==> flow/design.v <==
`timescale 1ns / 1ps
module decode(instr,opcode,rd_index,rs_index,rt_index,constant,shamt,address);
input [15:0] instr;
output [3:0] opcode;
output [2:0] rd_index,rs_index,rt_index,shamt;
output [5:0] constant;
output [8:0] address;
assign opcode   = instr[15:12];
assign rd_index = instr[11:9];
assign rs_index = instr[8:6];
assign rt_index = instr[5:3];
assign shamt    = instr[2:0];
assign constant = instr[5:0];
assign address  = instr[11:3];
endmodule
`timescale 1ns / 1ps
module control_unit(instr,opcode,rd_index,rs_index,rt_index,shamt,constant,address);
input [15:0] instr;
output  [3:0] opcode;
output  [2:0] rd_index,rs_index,rt_index,shamt;
output [5:0] constant;
output [8:0] address;
decode call(instr,opcode,rd_index,rs_index,rt_index,constant,shamt,address);
endmodule
`timescale 1ns / 1ps
module ALU(clk,reset,op_code,rd,rs,rt,rd_store,shamt,constant,hi,lo);
input clk,reset;
input [3:0] op_code;                   				  
input [15:0]rs,rt;  								        	  
input [15:0]rd_store;                                
input [5:0] constant;										  
input [2:0] shamt;                				        
reg [31:0] TEMP;                                      
wire [15:0] mem_addr;
output reg[15:0] rd;  							            
output reg[15:0] hi,lo;                             
reg [15:0] RAM [0:7];
assign mem_addr = rs + constant;
always @ (*)
	begin
		TEMP = rs * rt;  
		if(op_code== 0)					 
			begin                    
			rd = rs + rt; 
			end
		else if (op_code==1)				 
			begin               
			rd = rs << shamt;
			end
		else if (op_code==2)				 
			begin           
			rd = rs >> shamt; 
			end
		else if (op_code==4) 			 
			begin           
			rd = lo; 
			end
		else if (op_code==5) 			 
			begin           
			rd = hi;   
			end
		else if (op_code==6) 			 
			begin           
			rd = rs | rt; 
			end
		else if (op_code==7) 			 
			begin 
			rd = rs & rt; 
			end
		else if (op_code==8) 			 
			begin 
			rd = rs + constant; 
			end
		else if (op_code==9) 			 
			begin          
			rd = constant; 
			end         
		else if (op_code==10) 			 
			begin             
			rd = (mem_addr < 8) ? RAM [mem_addr[2:0]] : 16'd0;  
			end
		else   							 
			begin 
			rd = 0; 
			end
	end
always @ (posedge clk, posedge reset)
	begin
	if (reset)
		begin
		hi <= 0;
		lo <= 0;
		RAM[0] <= 16'b 0000000000000001;
		RAM[1] <= 16'b 0000000000000101;                      
		RAM[2] <= 16'b 0000000000000000;
		RAM[3] <= 16'b 0000000000000000;
		RAM[4] <= 16'b 0000000000000011;
		RAM[5] <= 16'b 0000000000000001;
		RAM[6] <= 16'b 0000000000000001;
		RAM[7] <= 16'b 0000000000000001;
		end
	else
		begin
		if (op_code == 3)
			begin
			hi <= TEMP[31:16];     			  
			lo <= TEMP[15:0];					 
			end
		if (op_code == 11 && mem_addr < 8)
			RAM[mem_addr[2:0]] <= rd_store;
		end
	end
endmodule
`timescale 1ns / 1ps
module data_path(clk,reset,op_code,rd_index,rs_index,rt_index,shamt,constant,rd_value,rs_value,rt_value,low,high,SR);
input clk,reset;
input [3:0] op_code;
input [2:0] rd_index, rs_index, rt_index, shamt;
input [5:0] constant;
output [15:0] rd_value;
output reg [15:0] rs_value,rt_value;
output [15:0] low,high;
output reg [15:0] SR;	
wire [15:0] hi,lo;
reg [3:0] flags;
reg wr_en;
reg [15:0] regfile[0:7];
always@(*)
	begin
     if (op_code>=0 && op_code<=7)		 
			begin
			rs_value=regfile[rs_index];
			rt_value=regfile[rt_index];
			end
    else if (op_code>=8 && op_code<=11)  
			begin
			rs_value=regfile[rs_index]; 
			rt_value=0;
			end
    else 
			begin 								 
			rs_value=0;
			rt_value=0; 
			end
	end
always @(*)
	begin	
	flags = 4'b0000;
	if(rs_value==rt_value)
			flags[3]=1;                                	    
	else if(rs_value<rt_value)
			flags[2]=1;                           		   	 
	else if(rs_value[15]==1 && rt_value[15]==1)
			flags[0]=1;                          			   
	else if(rs_value[15]==0 && rt_value[15]==0)
			flags[0]=1;                                 	  
	else if(rs_value[15:0] || rt_value[15:0])
			flags[1]=1;                          			  
	end
always @(*)
	begin
	wr_en = !(op_code == 3 || op_code >= 11);
	end
always @(posedge clk, posedge reset)
	begin
	if (reset)
		begin
		regfile[0] <= 7;
		regfile[1] <= 6;
		regfile[2] <= 5;
		regfile[3] <= 4;
		regfile[4] <= 3;
		regfile[5] <= 2;
		regfile[6] <= 1;
		regfile[7] <= 0;
		SR <= 16'b0000000000000000;
		end
	else
		begin
		if (wr_en)
			regfile[rd_index] <= rd_value;
		SR <= {12'b000000000000, flags};
		end
	end
assign low = lo;
assign high = hi;
ALU call(clk,reset,op_code,rd_value,rs_value,rt_value,regfile[rd_index],shamt,constant,hi,lo);
endmodule
`timescale 1ns / 1ps
module processor(clk,reset,instr,PC,opcode,rd_index,rs_index,rt_index,shamt,constant,address,rd_value,rs_value,rt_value,low_out,high_out,SR);
input clk,reset;
input [15:0] instr;							 
reg [7:0] pc;
output [7:0] PC;
output [3:0] opcode;
output [2:0] rd_index, rs_index, rt_index, shamt;
output [5:0] constant;
output [8:0] address;
output [15:0] rd_value,rs_value,rt_value,low_out,high_out,SR;
always @ (posedge clk,posedge reset)
begin
	if(reset==1)
		begin
		pc<=0;
		end
	else if (pc>14)								 
		begin
		pc <= 0;
		end
	else if(opcode>=12 && opcode<=14) 		 
		begin
		pc <= pc + address; 
		end
	else 
		begin
		pc <= pc + 1; 								 
		end
end
assign PC = pc;
wire [3:0] opcode;
wire [2:0] rd_index,rs_index,rt_index,shamt;
wire [5:0] constant;
wire [8:0] address;
control_unit cal1(instr,opcode,rd_index,rs_index,rt_index,shamt,constant,address);
data_path cal2(clk,reset,opcode,rd_index,rs_index,rt_index,shamt,constant,rd_value,rs_value,rt_value,low_out,high_out,SR);
endmodule 
### Reports on processor

Module processor before and after one edit of its RTL, step after step.
"original" refers to lines of the RTL above, "edited" to lines of the edited file.
"change" is "edited" less "original", of the values as shown; "rel. change" is that difference over "original", in percent.
Operators carry their Yosys type and port widths (W data, S select, Z words).
The mark - stands for no value.

| set-up | value |
|---|---|
| design top | processor |
| clock input | clk |
| standard-cell library | sky130hd |
| library corner | tt_025C_1v80 |

### Edit of the RTL

The edit as a unified diff against the file above.
A script made this edit. It changes what the design does and was not meant as an optimisation.

```diff
@@ -39,5 +39,5 @@
 always @ (*)
 	begin
-		TEMP = rs * rt;  
+		TEMP = rs & rt;  
 		if(op_code== 0)					 
 			begin                    
```

### Elaborated design

Source: Yosys, flattened and elaborated. Widths are those after wreduce. Registers that Yosys merges into a memory's read port (data or address) are not register bits. Print and check cells do not count.

Storage and ports:

| item | original | edited | change | rel. change (%) |
|---|---|---|---|---|
| bits in registers | 300 | 300 | 0 | 0.00 |
| elaborated cells | 140 | 140 | 0 | 0.00 |

Cells by class:

| item | original | edited | change | rel. change (%) |
|---|---|---|---|---|
| add/subtract/negate cells | 4 | 4 | 0 | 0.00 |
| multipliers | 1 | 0 | -1 | -100.00 |
| order comparisons | 10 | 10 | 0 | 0.00 |
| eq/ne operators | 40 | 40 | 0 | 0.00 |
| shift-type cells | 2 | 2 | 0 | 0.00 |
| multiplexer cells | 29 | 29 | 0 | 0.00 |
| bitwise gates (word level) | 5 | 6 | +1 | +20.00 |
| reduce/logical cells | 29 | 29 | 0 | 0.00 |

Operators with widths:

| operator | original | edited | change | rel. change (%) |
|---|---|---|---|---|
| $and A16 B16 Y16 | 1 | 2 | +1 | +100.00 |
| $mul A16 B16 Y32 | 1 | 0 | -1 | -100.00 |

Unchanged operator kinds not shown: 35.

### Logic depth

Longest topological path by Yosys (ltp), each cell counted once; first at word level (registers and memories cut), then after technology mapping (sequential cells cut; the memories' decode and read muxes count).

Depth:

| item | original | edited | change | rel. change (%) |
|---|---|---|---|---|
| depth in word-level cells | 18 | 18 | 0 | 0.00 |
| ABC_AREA | 0 | 0 | - | - |
| mapped depth | 33 | 23 | -10 | -30.30 |

### After synthesis

Yosys stat after the flow's synthesis: flattened, memories mapped to cells. It holds for the ABC_AREA given above (unset counts as 0); a run with the other value may have another netlist.

Cell types:

| cell | original | edited | change | rel. change (%) |
|---|---|---|---|---|
| sky130_fd_sc_hd__fa_1 | 197 | 3 | -194 | -98.48 |
| sky130_fd_sc_hd__inv_1 | 260 | 84 | -176 | -67.69 |
| sky130_fd_sc_hd__nor2_1 | 270 | 132 | -138 | -51.11 |
| sky130_fd_sc_hd__mux2_2 | 282 | 150 | -132 | -46.81 |
| sky130_fd_sc_hd__ha_1 | 166 | 62 | -104 | -62.65 |
| sky130_fd_sc_hd__o21ai_1 | 4 | 94 | +90 | +2,250.00 |
| sky130_fd_sc_hd__a21oi_1 | 134 | 103 | -31 | -23.13 |
| sky130_fd_sc_hd__clkbuf_1 | 125 | 98 | -27 | -21.60 |
| sky130_fd_sc_hd__nand2_1 | 295 | 272 | -23 | -7.80 |
| sky130_fd_sc_hd__nor3_1 | 46 | 27 | -19 | -41.30 |
| sky130_fd_sc_hd__buf_4 | 48 | 65 | +17 | +35.42 |
| sky130_fd_sc_hd__dfrtp_1 | 280 | 264 | -16 | -5.71 |
| sky130_fd_sc_hd__xor2_1 | 25 | 10 | -15 | -60.00 |
| sky130_fd_sc_hd__mux2i_1 | 75 | 61 | -14 | -18.67 |
| sky130_fd_sc_hd__buf_1 | 23 | 11 | -12 | -52.17 |
| sky130_fd_sc_hd__o31ai_1 | 15 | 4 | -11 | -73.33 |
| sky130_fd_sc_hd__buf_6 | 6 | 17 | +11 | +183.33 |
| sky130_fd_sc_hd__o21ai_0 | 118 | 128 | +10 | +8.47 |

Unchanged cell types not shown: 14.
Not every row of either side is listed.

Mapped netlist:

| item | original | edited | change | rel. change (%) |
|---|---|---|---|---|
| mapped cells | 2,970 | 2,146 | -824 | -27.74 |
| synthesis area (um^2) | 28,350.9 | 19,766.5 | -8,584.4 | -30.28 |
| sequential area (um^2) | 7,532.2 | 7,131.8 | -400.4 | -5.32 |
| flip-flop cells | 300 | 284 | -16 | -5.33 |
| buffer cells | 220 | 206 | -14 | -6.36 |

The figures by module come from a second, unflattened synthesis with its own total; it is not the netlist above.

Unflattened totals:

| item | original | edited | change | rel. change (%) |
|---|---|---|---|---|
| cells (unflattened synthesis) | 3,059 | 2,009 | -1,050 | -34.32 |
| area total of the unflattened synthesis (um^2) | 28,886.5 | 20,128.1 | -8,758.4 | -30.32 |

Rows give one instance, submodules left out.

By module, original:

| module | times used | cells | area (um^2) | seq. area (um^2) |
|---|---|---|---|---|
| ALU | 1 | 2,097 | 19,077.0 | 4,013.8 |
| data_path | 1 | 868 | 8,969.9 | 3,318.2 |
| processor | 1 | 63 | 606.8 | 200.2 |
| decode | 1 | 31 | 232.7 | 0.0 |
| control_unit | 1 | 0 | 0.0 | 0.0 |

By module, edited:

| module | times used | cells | area (um^2) | seq. area (um^2) |
|---|---|---|---|---|
| ALU | 1 | 1,047 | 10,318.6 | 3,613.5 |
| data_path | 1 | 868 | 8,969.9 | 3,318.2 |
| processor | 1 | 63 | 606.8 | 200.2 |
| decode | 1 | 31 | 232.7 | 0.0 |
| control_unit | 1 | 0 | 0.0 | 0.0 |

### Path before layout

Source: OpenSTA report_checks on the synthesized netlist (no wires, ideal clock, input and output delay 20% of the period each), path of least setup slack; recovery checks are left aside. Register names are those of the netlist, which keeps one name where synthesis merged equal registers.

Timing path after synthesis:

| item | original | edited | change | rel. change (%) |
|---|---|---|---|---|
| kind | input to register | input to output | - | - |
| start point | input instr[3] | input instr[7] | - | - |
| end point | register cal2.call.hi[13] | output rd_value[13] | - | - |
| period (ns) | 8.5 | 8.5 | 0.0 | 0.00 |
| input delay (ns) | 1.700 | 1.700 | 0.000 | 0.00 |
| output delay (ns) | - | 1.700 | - | - |
| setup time (ns) | 0.134 | - | - | - |
| data arrival time (ns) | 9.531 | 6.078 | -3.453 | -36.23 |
| setup slack (ns) | -1.164 | 0.722 | +1.886 | - |
| delay of the path (ns) | 7.965 | 4.378 | -3.587 | -45.03 |
| stages | 29 | 21 | -8 | -27.59 |
| buffers on the path | 4 | 6 | +2 | +50.00 |
| period reached after synthesis (ns) | 9.664 | 7.778 | -1.886 | -19.52 |

"delay of the path" = arrival - input delay + setup time.
At an output port there is no setup time.
"stages" counts driving pins, that of a launching flip-flop among them; a cell with two outputs on the path counts twice.
"period reached after synthesis" = period - worst setup slack (recovery checks aside). The figure is calculated, with input and output delays left at 20% of the set period.
The rows between start and end are the longest chain of elaborated cells between them; the timing report does not say that the signal goes this way. Where chains are equally long, one stands for them.
Each line given opens the expression or statement behind the cell; cells for indexed reads and writes are added by Yosys, which also makes memories of some case tables.

| on the way, after synthesis, original | value |
|---|---|
| cell sequence | sky130_fd_sc_hd__clkbuf_1 sky130_fd_sc_hd__buf_1 sky130_fd_sc_hd__buf_1 sky130_fd_sc_hd__mux2i_1 sky130_fd_sc_hd__a211oi_1 sky130_fd_sc_hd__a21oi_1 sky130_fd_sc_hd__nor3_1 sky130_fd_sc_hd__inv_1 sky130_fd_sc_hd__clkbuf_1 sky130_fd_sc_hd__nor2_1 sky130_fd_sc_hd__fa_1 sky130_fd_sc_hd__inv_1 sky130_fd_sc_hd__fa_1 sky130_fd_sc_hd__fa_1 sky130_fd_sc_hd__fa_1 sky130_fd_sc_hd__fa_1 sky130_fd_sc_hd__fa_1 sky130_fd_sc_hd__inv_1 sky130_fd_sc_hd__ha_1 sky130_fd_sc_hd__a21o_1 sky130_fd_sc_hd__a21oi_1 sky130_fd_sc_hd__o21ai_0 sky130_fd_sc_hd__o31ai_1 sky130_fd_sc_hd__a21o_1 sky130_fd_sc_hd__a21boi_0 sky130_fd_sc_hd__a311oi_1 sky130_fd_sc_hd__o21ai_0 sky130_fd_sc_hd__xnor2_1 sky130_fd_sc_hd__o21ai_0 |
| length of the longest elaborated chain | 4 |
| elaborated cells on any way between the ends | 11 |

Ends and longest elaborated chain, after synthesis, original:

| item | line | source |
|---|---|---|
| from (decl) | 192 | `input [15:0] instr;` |
| $eq A3 B3 Y1 | 133 | `rt_value=regfile[rt_index];` |
| $pmux W16 S8 | 133 |  |
| $mux W16 | 130 | `if (op_code>=0 && op_code<=7)` |
| $mul A16 B16 Y32 | 41 | `TEMP = rs * rt;` |
| to (assign) | 91 | `hi <= 0;` |
| to (assign) | 106 | `hi <= TEMP[31:16];` |
| to (decl) | 36 | `output reg[15:0] hi,lo;` |

| on the way, after synthesis, edited | value |
|---|---|
| cell sequence | sky130_fd_sc_hd__buf_6 sky130_fd_sc_hd__buf_12 sky130_fd_sc_hd__buf_4 sky130_fd_sc_hd__buf_2 sky130_fd_sc_hd__buf_2 sky130_fd_sc_hd__nand4b_1 sky130_fd_sc_hd__o211ai_1 sky130_fd_sc_hd__nor2_1 sky130_fd_sc_hd__nor3_1 sky130_fd_sc_hd__ha_1 sky130_fd_sc_hd__fa_1 sky130_fd_sc_hd__a21oi_1 sky130_fd_sc_hd__o211ai_1 sky130_fd_sc_hd__nor2_1 sky130_fd_sc_hd__nor4_4 sky130_fd_sc_hd__nand2_1 sky130_fd_sc_hd__o22a_2 sky130_fd_sc_hd__nor4_4 sky130_fd_sc_hd__buf_2 sky130_fd_sc_hd__o2111ai_1 sky130_fd_sc_hd__a21oi_2 |
| length of the longest elaborated chain | 18 |
| elaborated cells on any way between the ends | 38 |

Ends and longest elaborated chain, after synthesis, edited:

| item | line | source |
|---|---|---|
| from (decl) | 192 | `input [15:0] instr;` |
| $eq A3 B3 Y1 | 137 | `rs_value=regfile[rs_index];` |
| $pmux W16 S8 | 137 |  |
| $mux W16 | 135 | `else if (op_code>=8 && op_code<=11)` |
| $mux W16 | 130 | `if (op_code>=0 && op_code<=7)` |
| $add A16 B6 Y16 | 38 | `assign mem_addr = rs + constant;` |
| $eq A3 B3 Y1 | 80 | `rd = (mem_addr < 8) ? RAM [mem_addr[2:0]] : 16'd0;` |
| $pmux W16 S8 | 80 |  |
| (+4 left out) | - |  |
| $mux W16 | 66 | `else if (op_code==7)` |
| $mux W16 | 62 | `else if (op_code==6)` |
| $mux W16 | 58 | `else if (op_code==5)` |
| $mux W16 | 54 | `else if (op_code==4)` |
| $mux W16 | 50 | `else if (op_code==2)` |
| $mux W16 | 46 | `else if (op_code==1)` |
| $mux W16 | 42 | `if(op_code== 0)` |
| to (decl) | 199 | `output [15:0] rd_value,rs_value,rt_value,low_out,high_out,SR;` |

### Worst path after layout

From the final timing report of the runs of set A: the path of least setup slack in the routed layout; clock arrival at registers is part of the times.

Timing path after layout:

| item | original | edited | change | rel. change (%) |
|---|---|---|---|---|
| kind | input to output | input to output | - | - |
| start point | input instr[6] | input instr[4] | - | - |
| end point | output rd_value[13] | output rd_value[15] | - | - |
| period (ns) | 8.42 | 8.42 | 0.00 | 0.00 |
| input delay (ns) | 1.68 | 1.68 | 0.00 | 0.00 |
| output delay (ns) | 1.68 | 1.68 | 0.00 | 0.00 |
| data arrival time (ns) | 6.62 | 6.56 | -0.06 | -0.91 |
| setup slack (ns) | 0.11 | 0.17 | +0.06 | - |
| stages | 22 | 17 | -5 | -22.73 |
| buffers on the path | 8 | 5 | -3 | -37.50 |

The rows between start and end are the longest chain of elaborated cells between them; the timing report does not say that the signal goes this way. Where chains are equally long, one stands for them.

| on the way, after layout, original | value |
|---|---|
| cell sequence | sky130_fd_sc_hd__clkbuf_4 sky130_fd_sc_hd__buf_12 sky130_fd_sc_hd__buf_6 sky130_fd_sc_hd__or4bb_1 sky130_fd_sc_hd__nand4_1 sky130_fd_sc_hd__o221a_4 sky130_fd_sc_hd__inv_2 sky130_fd_sc_hd__buf_4 sky130_fd_sc_hd__fa_2 sky130_fd_sc_hd__nor2b_2 sky130_fd_sc_hd__o31a_1 sky130_fd_sc_hd__o21ai_1 sky130_fd_sc_hd__a21o_1 sky130_fd_sc_hd__or4_1 sky130_fd_sc_hd__o211ai_1 sky130_fd_sc_hd__and4_1 sky130_fd_sc_hd__buf_4 sky130_fd_sc_hd__buf_4 sky130_fd_sc_hd__o2111ai_4 sky130_fd_sc_hd__o311ai_4 sky130_fd_sc_hd__buf_6 sky130_fd_sc_hd__clkdlybuf4s50_1 |
| length of the longest elaborated chain | 18 |
| elaborated cells on any way between the ends | 38 |

Ends and longest elaborated chain, after layout, original:

| item | line | source |
|---|---|---|
| from (decl) | 192 | `input [15:0] instr;` |
| $eq A3 B3 Y1 | 137 | `rs_value=regfile[rs_index];` |
| $pmux W16 S8 | 137 |  |
| $mux W16 | 135 | `else if (op_code>=8 && op_code<=11)` |
| $mux W16 | 130 | `if (op_code>=0 && op_code<=7)` |
| $add A16 B6 Y16 | 38 | `assign mem_addr = rs + constant;` |
| $eq A3 B3 Y1 | 80 | `rd = (mem_addr < 8) ? RAM [mem_addr[2:0]] : 16'd0;` |
| $pmux W16 S8 | 80 |  |
| (+4 left out) | - |  |
| $mux W16 | 66 | `else if (op_code==7)` |
| $mux W16 | 62 | `else if (op_code==6)` |
| $mux W16 | 58 | `else if (op_code==5)` |
| $mux W16 | 54 | `else if (op_code==4)` |
| $mux W16 | 50 | `else if (op_code==2)` |
| $mux W16 | 46 | `else if (op_code==1)` |
| $mux W16 | 42 | `if(op_code== 0)` |
| to (decl) | 199 | `output [15:0] rd_value,rs_value,rt_value,low_out,high_out,SR;` |

| on the way, after layout, edited | value |
|---|---|
| cell sequence | sky130_fd_sc_hd__buf_2 sky130_fd_sc_hd__buf_4 sky130_fd_sc_hd__mux2_2 sky130_fd_sc_hd__a221o_1 sky130_fd_sc_hd__o211ai_1 sky130_fd_sc_hd__ha_1 sky130_fd_sc_hd__o21ai_0 sky130_fd_sc_hd__o21a_1 sky130_fd_sc_hd__o311ai_0 sky130_fd_sc_hd__buf_4 sky130_fd_sc_hd__a211oi_1 sky130_fd_sc_hd__o21bai_1 sky130_fd_sc_hd__and3_1 sky130_fd_sc_hd__nor3_1 sky130_fd_sc_hd__buf_4 sky130_fd_sc_hd__nand2_1 sky130_fd_sc_hd__clkdlybuf4s50_1 |
| length of the longest elaborated chain | 13 |
| elaborated cells on any way between the ends | 26 |

Ends and longest elaborated chain, after layout, edited:

| item | line | source |
|---|---|---|
| from (decl) | 192 | `input [15:0] instr;` |
| $add A16 B6 Y16 | 38 | `assign mem_addr = rs + constant;` |
| $lt A16 B4 Y1 | 80 | `rd = (mem_addr < 8) ? RAM [mem_addr[2:0]] : 16'd0;` |
| $mux W16 | 80 |  |
| $mux W16 | 78 | `else if (op_code==10)` |
| $mux W16 | 74 | `else if (op_code==9)` |
| $mux W16 | 70 | `else if (op_code==8)` |
| $mux W16 | 66 | `else if (op_code==7)` |
| $mux W16 | 62 | `else if (op_code==6)` |
| $mux W16 | 58 | `else if (op_code==5)` |
| $mux W16 | 54 | `else if (op_code==4)` |
| $mux W16 | 50 | `else if (op_code==2)` |
| $mux W16 | 46 | `else if (op_code==1)` |
| $mux W16 | 42 | `if(op_code== 0)` |
| to (decl) | 199 | `output [15:0] rd_value,rs_value,rt_value,low_out,high_out,SR;` |

### Layout results

Both versions went through the flow (Yosys, OpenROAD) with the same settings in each pair. Constraints: input delay and output delay 20% of the set period each, output load 0.01 pF.

| flow settings, set A | value |
|---|---|
| CORE_UTILIZATION | 40 |
| period_ns | 8.42 |
| CAP_MARGIN | 20 |
| CORE_MARGIN | 2 |
| SLEW_MARGIN | 20 |

Final reports, set A:

| item | original | edited | change | rel. change (%) |
|---|---|---|---|---|
| cell area after synthesis (um^2) | 28,350.9 | 19,766.5 | -8,584.4 | -30.28 |
| area inside the die boundary (um^2) | 73,024.3 | 51,209.4 | -21,814.9 | -29.87 |
| post-route utilization | 0.512 | 0.474 | -0.038 | - |
| lowest setup slack (ns) | 0.114 | 0.172 | +0.058 | - |
| setup TNS (ns) | 0.000 | 0.000 | 0.000 | - |
| worst-case hold slack (ns) | 0.500 | 0.460 | -0.040 | - |
| total power of the final layout (µW) | 6,973 | 4,561 | -2,412 | -34.59 |

| flow settings, set B | value |
|---|---|
| CELL_PAD_IN_SITES_GLOBAL_PLACEMENT | 0 |
| CORE_UTILIZATION | 43 |
| CTS_CLUSTER_DIAMETER | 311 |
| GPL_ROUTABILITY_DRIVEN | 1 |
| SLEW_MARGIN | 25 |
| period_ns | 4.93 |
| CAP_MARGIN | 20 |
| CORE_MARGIN | 2 |

Final reports, set B:

| item | original | edited | change | rel. change (%) |
|---|---|---|---|---|
| cell area after synthesis (um^2) | 28,350.9 | 19,766.5 | -8,584.4 | -30.28 |
| area inside the die boundary (um^2) | 68,003.6 | 47,698.6 | -20,305.0 | -29.86 |
| post-route utilization | 0.639 | 0.61 | -0.029 | - |
| lowest setup slack (ns) | -2.291 | -0.873 | +1.418 | - |
| setup TNS (ns) | -230.138 | -12.334 | +217.804 | - |
| worst-case hold slack (ns) | 0.508 | 0.469 | -0.039 | - |
| total power of the final layout (µW) | 13,822 | 8,653 | -5,169 | -37.40 |

"total power of the final layout" is the tool's figure for a default switching activity; nothing was simulated.
